==> flow/design.v <==
module Decoder (
input  wire [1:0] IN ,
output reg  [3:0] OUT
);
always @(*)
  begin
  OUT = 4'b0000 ;
    case (IN)
     2'b00 : OUT = 4'b0001 ;
     2'b01 : OUT = 4'b0010 ;          
     2'b10 : OUT = 4'b0100 ;     
     2'b11 : OUT = 4'b1000 ;     
   endcase
 end 
 endmodule
module ARITHMETIC_UNIT 
#( parameter IN_DATA_WIDTH = 16,
             OUT_DATA_WIDTH = 16
)
(
input  wire [IN_DATA_WIDTH-1:0]   A   ,
input  wire [IN_DATA_WIDTH-1:0]   B   ,
input  wire [1:0]                 ALU_FUNC ,
input  wire                       CLK ,
input  wire                       Arith_enable ,
output reg                        Carry_OUT,
output reg [OUT_DATA_WIDTH-1:0]   Arith_OUT,
output reg                        Arith_Flag
);
reg [OUT_DATA_WIDTH-1:0]  Arith_OUT_comb  ;
reg                       Arith_Flag_comb ;
wire                      Carry_OUT_comb  ;
always @ (posedge CLK)
 begin 
   Arith_OUT <= Arith_OUT_comb ;
   Carry_OUT <= Carry_OUT_comb ;
   Arith_Flag <= Arith_Flag_comb ;
	end
always @ (*)
 begin 
    Arith_OUT_comb = 1'b0 ;
    Arith_Flag_comb = 1'b0 ;
	if(Arith_enable)
      case (ALU_FUNC)
      2'b00 : begin
              Arith_OUT_comb = A + B ;
              Arith_Flag_comb = 1'b1 ;              
		      end
      2'b01 : begin
              Arith_OUT_comb = A - B ;
              Arith_Flag_comb = 1'b1 ;           
		      end
      2'b10 : begin
              Arith_OUT_comb = A * B ;
              Arith_Flag_comb = 1'b1 ;           
		      end
      2'b11 : begin
              Arith_OUT_comb = (B == 0) ? {IN_DATA_WIDTH{1'b1}} : A / B ;   
              Arith_Flag_comb = 1'b1 ;           
		      end
      endcase
	else
	 begin
      Arith_OUT_comb = 'b0 ;
      Arith_Flag_comb = 1'b0 ;
     end
 end
assign Carry_OUT_comb = Arith_OUT_comb [IN_DATA_WIDTH] ;
 endmodule
module LOGIC_UNIT 
#( parameter IN_DATA_WIDTH = 16 ,
             OUT_DATA_WIDTH = 16
)
(
input  wire [IN_DATA_WIDTH-1:0]  A   ,
input  wire [IN_DATA_WIDTH-1:0]  B   ,
input  wire [1:0]                ALU_FUNC ,
input  wire                      CLK ,
input  wire                      Logic_enable ,
output reg [OUT_DATA_WIDTH-1:0]  Logic_OUT,
output reg                       Logic_Flag
);
reg [OUT_DATA_WIDTH-1:0]  Logic_OUT_comb  ;
reg                       Logic_Flag_comb ;
always @ (posedge CLK)
 begin 
   Logic_OUT  <= Logic_OUT_comb ;
   Logic_Flag <= Logic_Flag_comb ;
	end
always @ (*)
 begin 
    Logic_OUT_comb = 1'b0 ;
    Logic_Flag_comb = 1'b0 ;
	if(Logic_enable)
      case (ALU_FUNC)
      2'b00 : begin
              Logic_OUT_comb = A & B ;
              Logic_Flag_comb = 1'b1 ;              
		      end
      2'b01 : begin
              Logic_OUT_comb = A | B ;
              Logic_Flag_comb = 1'b1 ;           
		      end
      2'b10 : begin
              Logic_OUT_comb = ~(A & B) ;
              Logic_Flag_comb = 1'b1 ;           
		      end
      2'b11 : begin
              Logic_OUT_comb = ~(A | B) ;
              Logic_Flag_comb = 1'b1 ;           
		      end
      endcase
	else
	 begin
      Logic_OUT_comb = 1'b0 ;
      Logic_Flag_comb = 1'b0 ;
     end
 end
 endmodule
module SHIFT_UNIT 
#( parameter IN_DATA_WIDTH = 16 ,
             OUT_DATA_WIDTH = 16
)
(
input  wire [IN_DATA_WIDTH-1:0]  A   ,
input  wire [IN_DATA_WIDTH-1:0]  B   ,
input  wire [1:0]                ALU_FUNC ,
input  wire                      CLK ,
input  wire                      Shift_enable ,
output reg  [OUT_DATA_WIDTH-1:0] Shift_OUT,
output reg                       Shift_Flag
);
reg [OUT_DATA_WIDTH-1:0]  Shift_OUT_comb  ;
reg                       Shift_Flag_comb ;
always @ (posedge CLK)
 begin 
   Shift_OUT  <= Shift_OUT_comb ;
   Shift_Flag <= Shift_Flag_comb ;
	end
always @ (*)
 begin 
    Shift_OUT_comb = 1'b0 ;
    Shift_Flag_comb = 1'b0 ;
	if(Shift_enable)
      case (ALU_FUNC)
      2'b00 : begin
              Shift_OUT_comb = A >> 1  ;
              Shift_Flag_comb = 1'b1 ;              
		      end
      2'b01 : begin
              Shift_OUT_comb = A << 1 ;
              Shift_Flag_comb = 1'b1 ;           
		      end
      2'b10 : begin
              Shift_OUT_comb = B >> 1 ;
              Shift_Flag_comb = 1'b1 ;           
		      end
      2'b11 : begin
              Shift_OUT_comb = B << 1 ;
              Shift_Flag_comb = 1'b1 ;           
		      end
      endcase
	else
	 begin
      Shift_OUT_comb = 1'b0 ;
      Shift_Flag_comb = 1'b0 ;
     end
 end
 endmodule
module CMP_UNIT 
#( parameter IN_DATA_WIDTH  = 16,
             OUT_DATA_WIDTH = 16
)
(
input  wire [IN_DATA_WIDTH-1:0]   A   ,
input  wire [IN_DATA_WIDTH-1:0]   B   ,
input  wire [1:0]                 ALU_FUNC ,
input  wire                       CLK ,
input  wire                       CMP_enable ,
output reg  [OUT_DATA_WIDTH-1:0]  CMP_OUT ,
output reg                        CMP_Flag
);
reg [OUT_DATA_WIDTH-1:0]  CMP_OUT_comb  ;
reg                       CMP_Flag_comb ;
always @ (posedge CLK)
 begin 
   CMP_OUT  <= CMP_OUT_comb ;
   CMP_Flag <= CMP_Flag_comb ;
	end
always @ (*)
 begin 
    CMP_OUT_comb = 1'b0 ;
    CMP_Flag_comb = 1'b0 ;
	if(CMP_enable)
      case (ALU_FUNC)
      2'b00 : begin
              CMP_OUT_comb = 'b0  ;
              CMP_Flag_comb = 1'b1 ;              
		      end
      2'b01 : begin
              CMP_Flag_comb = 1'b1 ;  
              if (A==B)
                CMP_OUT_comb = 'b1;
              else
                CMP_OUT_comb = 'b0;			  
		      end
      2'b10 : begin
              CMP_Flag_comb = 1'b1 ;  
              if (A>B)
                CMP_OUT_comb = 'b10;
              else
                CMP_OUT_comb = 'b0;			  
		      end
      2'b11 : begin
              CMP_Flag_comb = 1'b1 ; 
              if (A<B)
                CMP_OUT_comb = 'b11;
              else
                CMP_OUT_comb = 'b0;			  
		      end
      endcase
	else
	 begin
      CMP_OUT_comb = 'b0 ;
      CMP_Flag_comb = 1'b0 ;
     end
 end
 endmodule
module ALU_TOP 
#( parameter OP_DATA_WIDTH = 16 ,
             Arith_OUT_WIDTH = OP_DATA_WIDTH + OP_DATA_WIDTH ,            
             Logic_OUT_WIDTH = OP_DATA_WIDTH ,
             Shift_OUT_WIDTH = OP_DATA_WIDTH ,
             CMP_OUT_WIDTH = 3 
)
(
input  wire [OP_DATA_WIDTH-1:0]    A   ,
input  wire [OP_DATA_WIDTH-1:0]    B   ,
input  wire [3:0]                  ALU_FUNC ,
input  wire                        CLK ,
output wire [Arith_OUT_WIDTH-1:0]  Arith_OUT,
output wire                        Carry_OUT,
output wire                        Arith_Flag,
output wire [Logic_OUT_WIDTH-1:0]  Logic_OUT,
output wire                        Logic_Flag,
output wire [Shift_OUT_WIDTH-1:0]  Shift_OUT,
output wire                        Shift_Flag,
output wire [CMP_OUT_WIDTH-1:0]    CMP_OUT,
output wire                        CMP_Flag
);
wire                  CMP_enable ;
wire                  Shift_enable ;
wire                  Logic_enable ;
wire                  Arith_enable ;
Decoder U0 (
.IN(ALU_FUNC[3:2]),
.OUT({Shift_enable,CMP_enable,Logic_enable,Arith_enable})
);
ARITHMETIC_UNIT # ( .IN_DATA_WIDTH(OP_DATA_WIDTH), .OUT_DATA_WIDTH(Arith_OUT_WIDTH)) U0_ARITHMETIC_UNIT (
.A(A),
.B(B),
.ALU_FUNC(ALU_FUNC[1:0]),
.CLK(CLK),
.Arith_enable(Arith_enable),
.Arith_OUT(Arith_OUT),
.Carry_OUT(Carry_OUT),
.Arith_Flag(Arith_Flag)
);
LOGIC_UNIT # ( .IN_DATA_WIDTH(OP_DATA_WIDTH), .OUT_DATA_WIDTH(Logic_OUT_WIDTH)) U0_LOGIC_UNIT (
.A(A),
.B(B),
.ALU_FUNC(ALU_FUNC[1:0]),
.CLK(CLK),
.Logic_enable(Logic_enable),
.Logic_OUT(Logic_OUT),
.Logic_Flag(Logic_Flag)
);
SHIFT_UNIT # ( .IN_DATA_WIDTH(OP_DATA_WIDTH), .OUT_DATA_WIDTH(Shift_OUT_WIDTH)) U0_SHIFT_UNIT (
.A(A),
.B(B),
.ALU_FUNC(ALU_FUNC[1:0]),
.CLK(CLK),
.Shift_enable(Shift_enable),
.Shift_OUT(Shift_OUT),
.Shift_Flag(Shift_Flag)
);
CMP_UNIT # ( .IN_DATA_WIDTH(OP_DATA_WIDTH), .OUT_DATA_WIDTH(CMP_OUT_WIDTH)) U0_CMP_UNIT (
.A(A),
.B(B),
.ALU_FUNC(ALU_FUNC[1:0]),
.CLK(CLK),
.CMP_enable(CMP_enable),
.CMP_OUT(CMP_OUT),
.CMP_Flag(CMP_Flag)
);
endmodule
-- Step by step through the tools: ALU_TOP
Tool output for the design above, in the order of the flow.
Lines are those of the file above, counted from 1.
Operators carry their Yosys type and port widths (W data, S select, Z words).
A cell with -- has no value.
- top: ALU_TOP
- clock input: CLK
- cell library: sky130hd
- timing corner: tt_025C_1v80

-- Elaborated design
Source: Yosys, flattened and elaborated, memories not mapped. Widths are those after wreduce. Registers that Yosys merges into a memory's read port (data or address) are not register bits. Print and check cells do not count.
- bits of input ports: 37
- flip-flop bits (word level): 72
- elaborated cells: 42
- noted output and inout port bits: 72
- muxes and demuxes at 11
- bitwise logic cells: 4
- reduce/logical cells: 4
- noted order comparisons: 2
- add/sub/neg operators: 2
- div/mod/pow operators at 1
- noted equal/unequal tests: 7
- noted multipliers: 1
- operators by type and width (kind ; count):
    $div A16 B16 Y32 ; 1
    $mul A16 B16 Y32 ; 1
    $pmux W32 S4 ; 1
    $pmux W16 S4 ; 2
    $not A16 Y16 ; 2
    $mux W32 ; 1
    $add A16 B16 Y17 ; 1
    $sub A16 B16 Y17 ; 1
    $mux W17 ; 1
    $gt A16 B16 Y1 ; 1
    $lt A16 B16 Y1 ; 1
    $eq A16 B16 Y1 ; 1
    $and A16 B16 Y16 ; 1
    $or A16 B16 Y16 ; 1
    $logic_not A16 Y1 ; 1
    $pmux W4 S4 ; 1
    $pmux W3 S4 ; 1
    $eq A2 B2 Y1 const B ; 4
    $eq A2 B1 Y1 const B ; 2
    $logic_not A2 Y1 ; 2
    $reduce_or A4 Y1 ; 1
    $mux W2 ; 2
    $mux W1 ; 2

-- Longest topological paths
Longest topological path by Yosys (ltp), each cell counted once; first at word level (registers and memories cut), then after technology mapping (sequential cells cut; the memories' decode and read muxes count).
- word-level depth at 4
- ABC_AREA: 1
- noted gate-level depth with buffers: 688
- noted mapped depth without buffers: 641

-- Synthesis result
The flow's flattened synthesis, as Yosys stat reports it; memories are mapped. The netlist is that of the ABC_AREA named above (0 if unset); the other value can give another one.
The area totals of this step are shown rounded.
- cell types (cell type ; count ; area in all (sq um)):
    sky130_fd_sc_hd__ha_1 ; 546 ; 6.83E+03
    sky130_fd_sc_hd__nand2_1 ; 1351 ; 5.07E+03
    sky130_fd_sc_hd__fa_1 ; 196 ; 3.92E+03
    sky130_fd_sc_hd__inv_1 ; 1008 ; 3.78E+03
    sky130_fd_sc_hd__a21oi_1 ; 379 ; 1.9E+03
    sky130_fd_sc_hd__xor2_1 ; 215 ; 1.88E+03
    sky130_fd_sc_hd__o21ai_0 ; 373 ; 1866.79
    sky130_fd_sc_hd__dfxtp_1 ; 70 ; 1.4E+03
    sky130_fd_sc_hd__nand3_1 ; 235 ; 1.18E+03
    sky130_fd_sc_hd__nor2_1 ; 277 ; 1.04E+03
    sky130_fd_sc_hd__xnor2_1 ; 95 ; 832.048
    sky130_fd_sc_hd__nand4_1 ; 71 ; 444.176
    sky130_fd_sc_hd__nand2_2 ; 67 ; 419.152
    sky130_fd_sc_hd__nand3_2 ; 40 ; 400.384
    sky130_fd_sc_hd__clkbuf_1 ; 105 ; 394.128
    sky130_fd_sc_hd__o21ai_1 ; 62 ; 310.298
    sky130_fd_sc_hd__o21bai_1 ; 37 ; 277.766
    sky130_fd_sc_hd__nor2_4 ; 24 ; 270.259
Not listed: further types 51, cells in them 526.
- cell count: 5677
- buffer cells at 177
- flip-flops: 70
- noted chip area (Yosys): 0.03586 sq mm
- sequential area: 0.001401 sq mm

-- Timing after synthesis
Source: OpenSTA report_checks on the synthesized netlist (no wires, ideal clock, input and output delay 20% of the period each), path of least setup slack; recovery checks are left aside. Register names are those of the netlist, which keeps one name where synthesis merged equal registers.
- path type: input to register
- start: in B[0]
- end: reg U0_ARITHMETIC_UNIT.Arith_OUT[0]
- data required time: 104877 ps
- period: 105000 ps
- noted time at the first pin: 21000 ps
- noted path delay: 83882 ps
- noted path buffers: 49
- stages on the path: 670
- input delay at 21000 ps
- arrival time at 104759 ps
- setup slack: 118 ps
- library setup time at 123 ps
- synthesis period reached: 104882 ps
"path delay" is the arrival time less input delay plus setup time.
"stages on the path" counts driving pins, that of a launching flip-flop among them; a cell with two outputs on the path counts twice.
"synthesis period reached" is the clock period less the worst setup slack; recovery checks do not enter. This is arithmetic on one report: input and output delays are still those of the set period (20% each).
Between the ends stands the longest chain of elaborated cells between them, by number of cells; it is not shown to be the way that was timed. Of several equally long chains one is given.
A line is the first line of the expression or statement that the cell stems from. Yosys adds cells for indexed reads and writes and turns some case tables into memories.
- cell sequence: sky130_fd_sc_hd__buf_2 sky130_fd_sc_hd__inv_1 sky130_fd_sc_hd__nand3_1 sky130_fd_sc_hd__nor2_1 sky130_fd_sc_hd__nand2_1 sky130_fd_sc_hd__inv_2 sky130_fd_sc_hd__nand2_1 sky130_fd_sc_hd__nand2_2 sky130_fd_sc_hd__nand2_1 sky130_fd_sc_hd__inv_1 sky130_fd_sc_hd__ha_1 sky130_fd_sc_hd__nand2_1 sky130_fd_sc_hd__inv_1 sky130_fd_sc_hd__nand2_1 sky130_fd_sc_hd__nor3_1 sky130_fd_sc_hd__nand3_1 sky130_fd_sc_hd__nand2_1 sky130_fd_sc_hd__inv_1 [... 634 more ...] sky130_fd_sc_hd__nand2_1 sky130_fd_sc_hd__o21ai_1 sky130_fd_sc_hd__ha_1 sky130_fd_sc_hd__a21boi_0 sky130_fd_sc_hd__o21a_1 sky130_fd_sc_hd__o21ai_0 sky130_fd_sc_hd__nand2_1 sky130_fd_sc_hd__a21oi_1 sky130_fd_sc_hd__o21bai_1 sky130_fd_sc_hd__a21o_1 sky130_fd_sc_hd__a21oi_1 sky130_fd_sc_hd__o221ai_1 sky130_fd_sc_hd__a211oi_1 sky130_fd_sc_hd__nand3_1 sky130_fd_sc_hd__nor3_1 sky130_fd_sc_hd__nand2_1 sky130_fd_sc_hd__nand2_1 sky130_fd_sc_hd__a21oi_1
- noted cells in the longest elaborated chain: 3
- noted elaborated cells on any way between the ends: 7
- noted source lines of those cells: 5
- those cells by class: add/sub (2); mul (1); div (1); mux (2); reduce/logical (1)
- ends and longest elaborated chain, after synthesis (what ; line ; source):
    from (decl) ; 238 ; input  wire [OP_DATA_WIDTH-1:0]    B   ,
    $div A16 B16 Y32 ; 58 ; Arith_OUT_comb = (B == 0) ? {IN_DATA_WIDTH{1'b1}} : A / B ;
    $mux W32 ; 58 ;
    $pmux W32 S4 ; 44 ; case (ALU_FUNC)
    to (assign) ; 35 ; Arith_OUT <= Arith_OUT_comb ;
    to (decl) ; 27 ; output reg [OUT_DATA_WIDTH-1:0]   Arith_OUT,

-- Path in the finished layout
Path of least setup slack in the final report of flow run A (OpenROAD, finished layout, wires in). Where an end is a register, its clock arrival counts in the times.
The path's times are printed in steps of 10 ps; the period is the one set.
- path type: input to register
- start: in B[12]
- end: reg U0_ARITHMETIC_UNIT.Arith_OUT[0]
- stages on the path: 668
- data required time: 105230 ps
- arrival time at 99570 ps
- input delay at 21000 ps
- period: 105000 ps
- noted path buffers: 51
- setup slack: 5650 ps
- library setup time at 140 ps
- noted time at the first pin: 21000 ps
Between the ends stands the longest chain of elaborated cells between them, by number of cells; it is not shown to be the way that was timed. Of several equally long chains one is given.
- cell sequence: sky130_fd_sc_hd__dlygate4sd2_1 sky130_fd_sc_hd__buf_6 sky130_fd_sc_hd__nor2_4 sky130_fd_sc_hd__nand3_2 sky130_fd_sc_hd__nor2_4 sky130_fd_sc_hd__nand3_1 sky130_fd_sc_hd__nand2_2 sky130_fd_sc_hd__nand2_2 sky130_fd_sc_hd__inv_2 sky130_fd_sc_hd__ha_4 sky130_fd_sc_hd__nand2_1 sky130_fd_sc_hd__inv_1 sky130_fd_sc_hd__nand2_1 sky130_fd_sc_hd__nor3_2 sky130_fd_sc_hd__nand3_1 sky130_fd_sc_hd__nand2_2 sky130_fd_sc_hd__inv_1 sky130_fd_sc_hd__nand2_1 [... 632 more ...] sky130_fd_sc_hd__nand2_1 sky130_fd_sc_hd__o21ai_1 sky130_fd_sc_hd__ha_1 sky130_fd_sc_hd__a21boi_0 sky130_fd_sc_hd__o21a_1 sky130_fd_sc_hd__o21ai_1 sky130_fd_sc_hd__nand2_1 sky130_fd_sc_hd__a21oi_2 sky130_fd_sc_hd__o21bai_1 sky130_fd_sc_hd__a21o_1 sky130_fd_sc_hd__a21oi_2 sky130_fd_sc_hd__o221ai_2 sky130_fd_sc_hd__a211oi_2 sky130_fd_sc_hd__nand3_1 sky130_fd_sc_hd__nor3_2 sky130_fd_sc_hd__nand2_2 sky130_fd_sc_hd__nand2_1 sky130_fd_sc_hd__a21oi_1
- noted cells in the longest elaborated chain: 3
- noted elaborated cells on any way between the ends: 4
- noted source lines of those cells: 2
- those cells by class: div (1); mux (2); reduce/logical (1)
- ends and longest elaborated chain, post-layout (what ; line ; source):
    from (decl) ; 238 ; input  wire [OP_DATA_WIDTH-1:0]    B   ,
    $div A16 B16 Y32 ; 58 ; Arith_OUT_comb = (B == 0) ? {IN_DATA_WIDTH{1'b1}} : A / B ;
    $mux W32 ; 58 ;
    $pmux W32 S4 ; 44 ; case (ALU_FUNC)
    to (assign) ; 35 ; Arith_OUT <= Arith_OUT_comb ;
    to (decl) ; 27 ; output reg [OUT_DATA_WIDTH-1:0]   Arith_OUT,

Wiki page: ALU_TOP / flow data

Design ALU_TOP on sky130hd. What follows are 5 stored runs of the flow, each under its own settings; their order means nothing. The constraints put input and output delay at 20% of the set period each and load the outputs with 0.01 pF.
"period achieved" is the run's clock period less its worst setup slack. It is reckoned from that one timing run; input and output delays stay at 20% of the period that was set.
"time used up by the worst setup path" = time allowed to the worst setup path (clock period - input delay - output delay, where it has them) - its slack; a late launch clock adds to it, a late capture clock takes from it.
"time used up by the worst setup path" is known to 10 ps.
The results are shown rounded.

Flow run A
Settings were ABC_AREA = 1; CELL_PAD_IN_SITES_DETAIL_PLACEMENT = 0; CORE_ASPECT_RATIO = 1.53; CORE_MARGIN = 7; CORE_UTILIZATION = 46; CTS_CLUSTER_DIAMETER = 129; CTS_CLUSTER_SIZE = 86; GPL_TIMING_DRIVEN = 0; MAX_ROUTING_LAYER = met4; PLACE_DENSITY = 0.55; SLEW_MARGIN = 40; TNS_END_PERCENT = 90; period_ns = 105.0; CAP_MARGIN = 20
- worst hold slack at 21190 ps
- summed negative setup slack: 0 ps
- netlist area reported by Yosys at 0.03586 sq mm
- setup slack of the critical path: 5653 ps
- time used up by the worst setup path: 78350 ps
- type of the worst setup path: input to register
- standard-cell area after routing at 0.04344 sq mm
- period achieved: 99347 ps
- utilization of the finished layout: 56.3 %
- full die area: 0.08615 sq mm

Flow run B
Settings were CELL_PAD_IN_SITES_DETAIL_PLACEMENT = 2; CTS_CLUSTER_DIAMETER = 129; period_ns = 105.0; CAP_MARGIN = 20; CORE_MARGIN = 2; CORE_UTILIZATION = 40; SLEW_MARGIN = 20
- incomplete, clock tree synthesis halted on DPL-0033

Flow run C
Settings were ABC_AREA = 1; CELL_PAD_IN_SITES_DETAIL_PLACEMENT = 2; CORE_ASPECT_RATIO = 1.53; CORE_MARGIN = 6; CORE_UTILIZATION = 52; CTS_CLUSTER_DIAMETER = 129; CTS_CLUSTER_SIZE = 86; GPL_TIMING_DRIVEN = 0; MAX_ROUTING_LAYER = met4; PLACE_DENSITY = 0.55; TNS_END_PERCENT = 90; period_ns = 105.0; CAP_MARGIN = 20; SLEW_MARGIN = 20
- incomplete, placement halted on DPL-0033

Flow run D
Settings were ABC_AREA = 1; CELL_PAD_IN_SITES_GLOBAL_PLACEMENT = 0; CORE_ASPECT_RATIO = 1.62; CORE_UTILIZATION = 63; CTS_CLUSTER_SIZE = 90; GPL_ROUTABILITY_DRIVEN = 0; MIN_ROUTING_LAYER = met1; PLACE_DENSITY_LB_ADDON = 0.22; SETUP_SLACK_MARGIN = 5.0; TNS_END_PERCENT = 45; period_ns = 120.0; CAP_MARGIN = 20; CORE_MARGIN = 2; SLEW_MARGIN = 20
- worst hold slack at 24310 ps
- summed negative setup slack: 0 ps
- netlist area reported by Yosys at 0.03586 sq mm
- setup slack of the critical path: 13080 ps
- time used up by the worst setup path: 82920 ps
- type of the worst setup path: input to register
- standard-cell area after routing at 0.03922 sq mm
- period achieved: 106920 ps
- utilization of the finished layout: 69.6 %
- full die area: 0.0589 sq mm

Flow run E
Settings were CORE_UTILIZATION = 40; period_ns = 122.0; CAP_MARGIN = 20; CORE_MARGIN = 2; SLEW_MARGIN = 20
- worst hold slack at 24510 ps
- summed negative setup slack: 0 ps
- netlist area reported by Yosys at 0.03391 sq mm
- setup slack of the critical path: 7254 ps
- time used up by the worst setup path: 90350 ps
- type of the worst setup path: input to register
- standard-cell area after routing at 0.03693 sq mm
- period achieved: 114746 ps
- utilization of the finished layout: 44.1 %
- full die area: 0.08713 sq mm
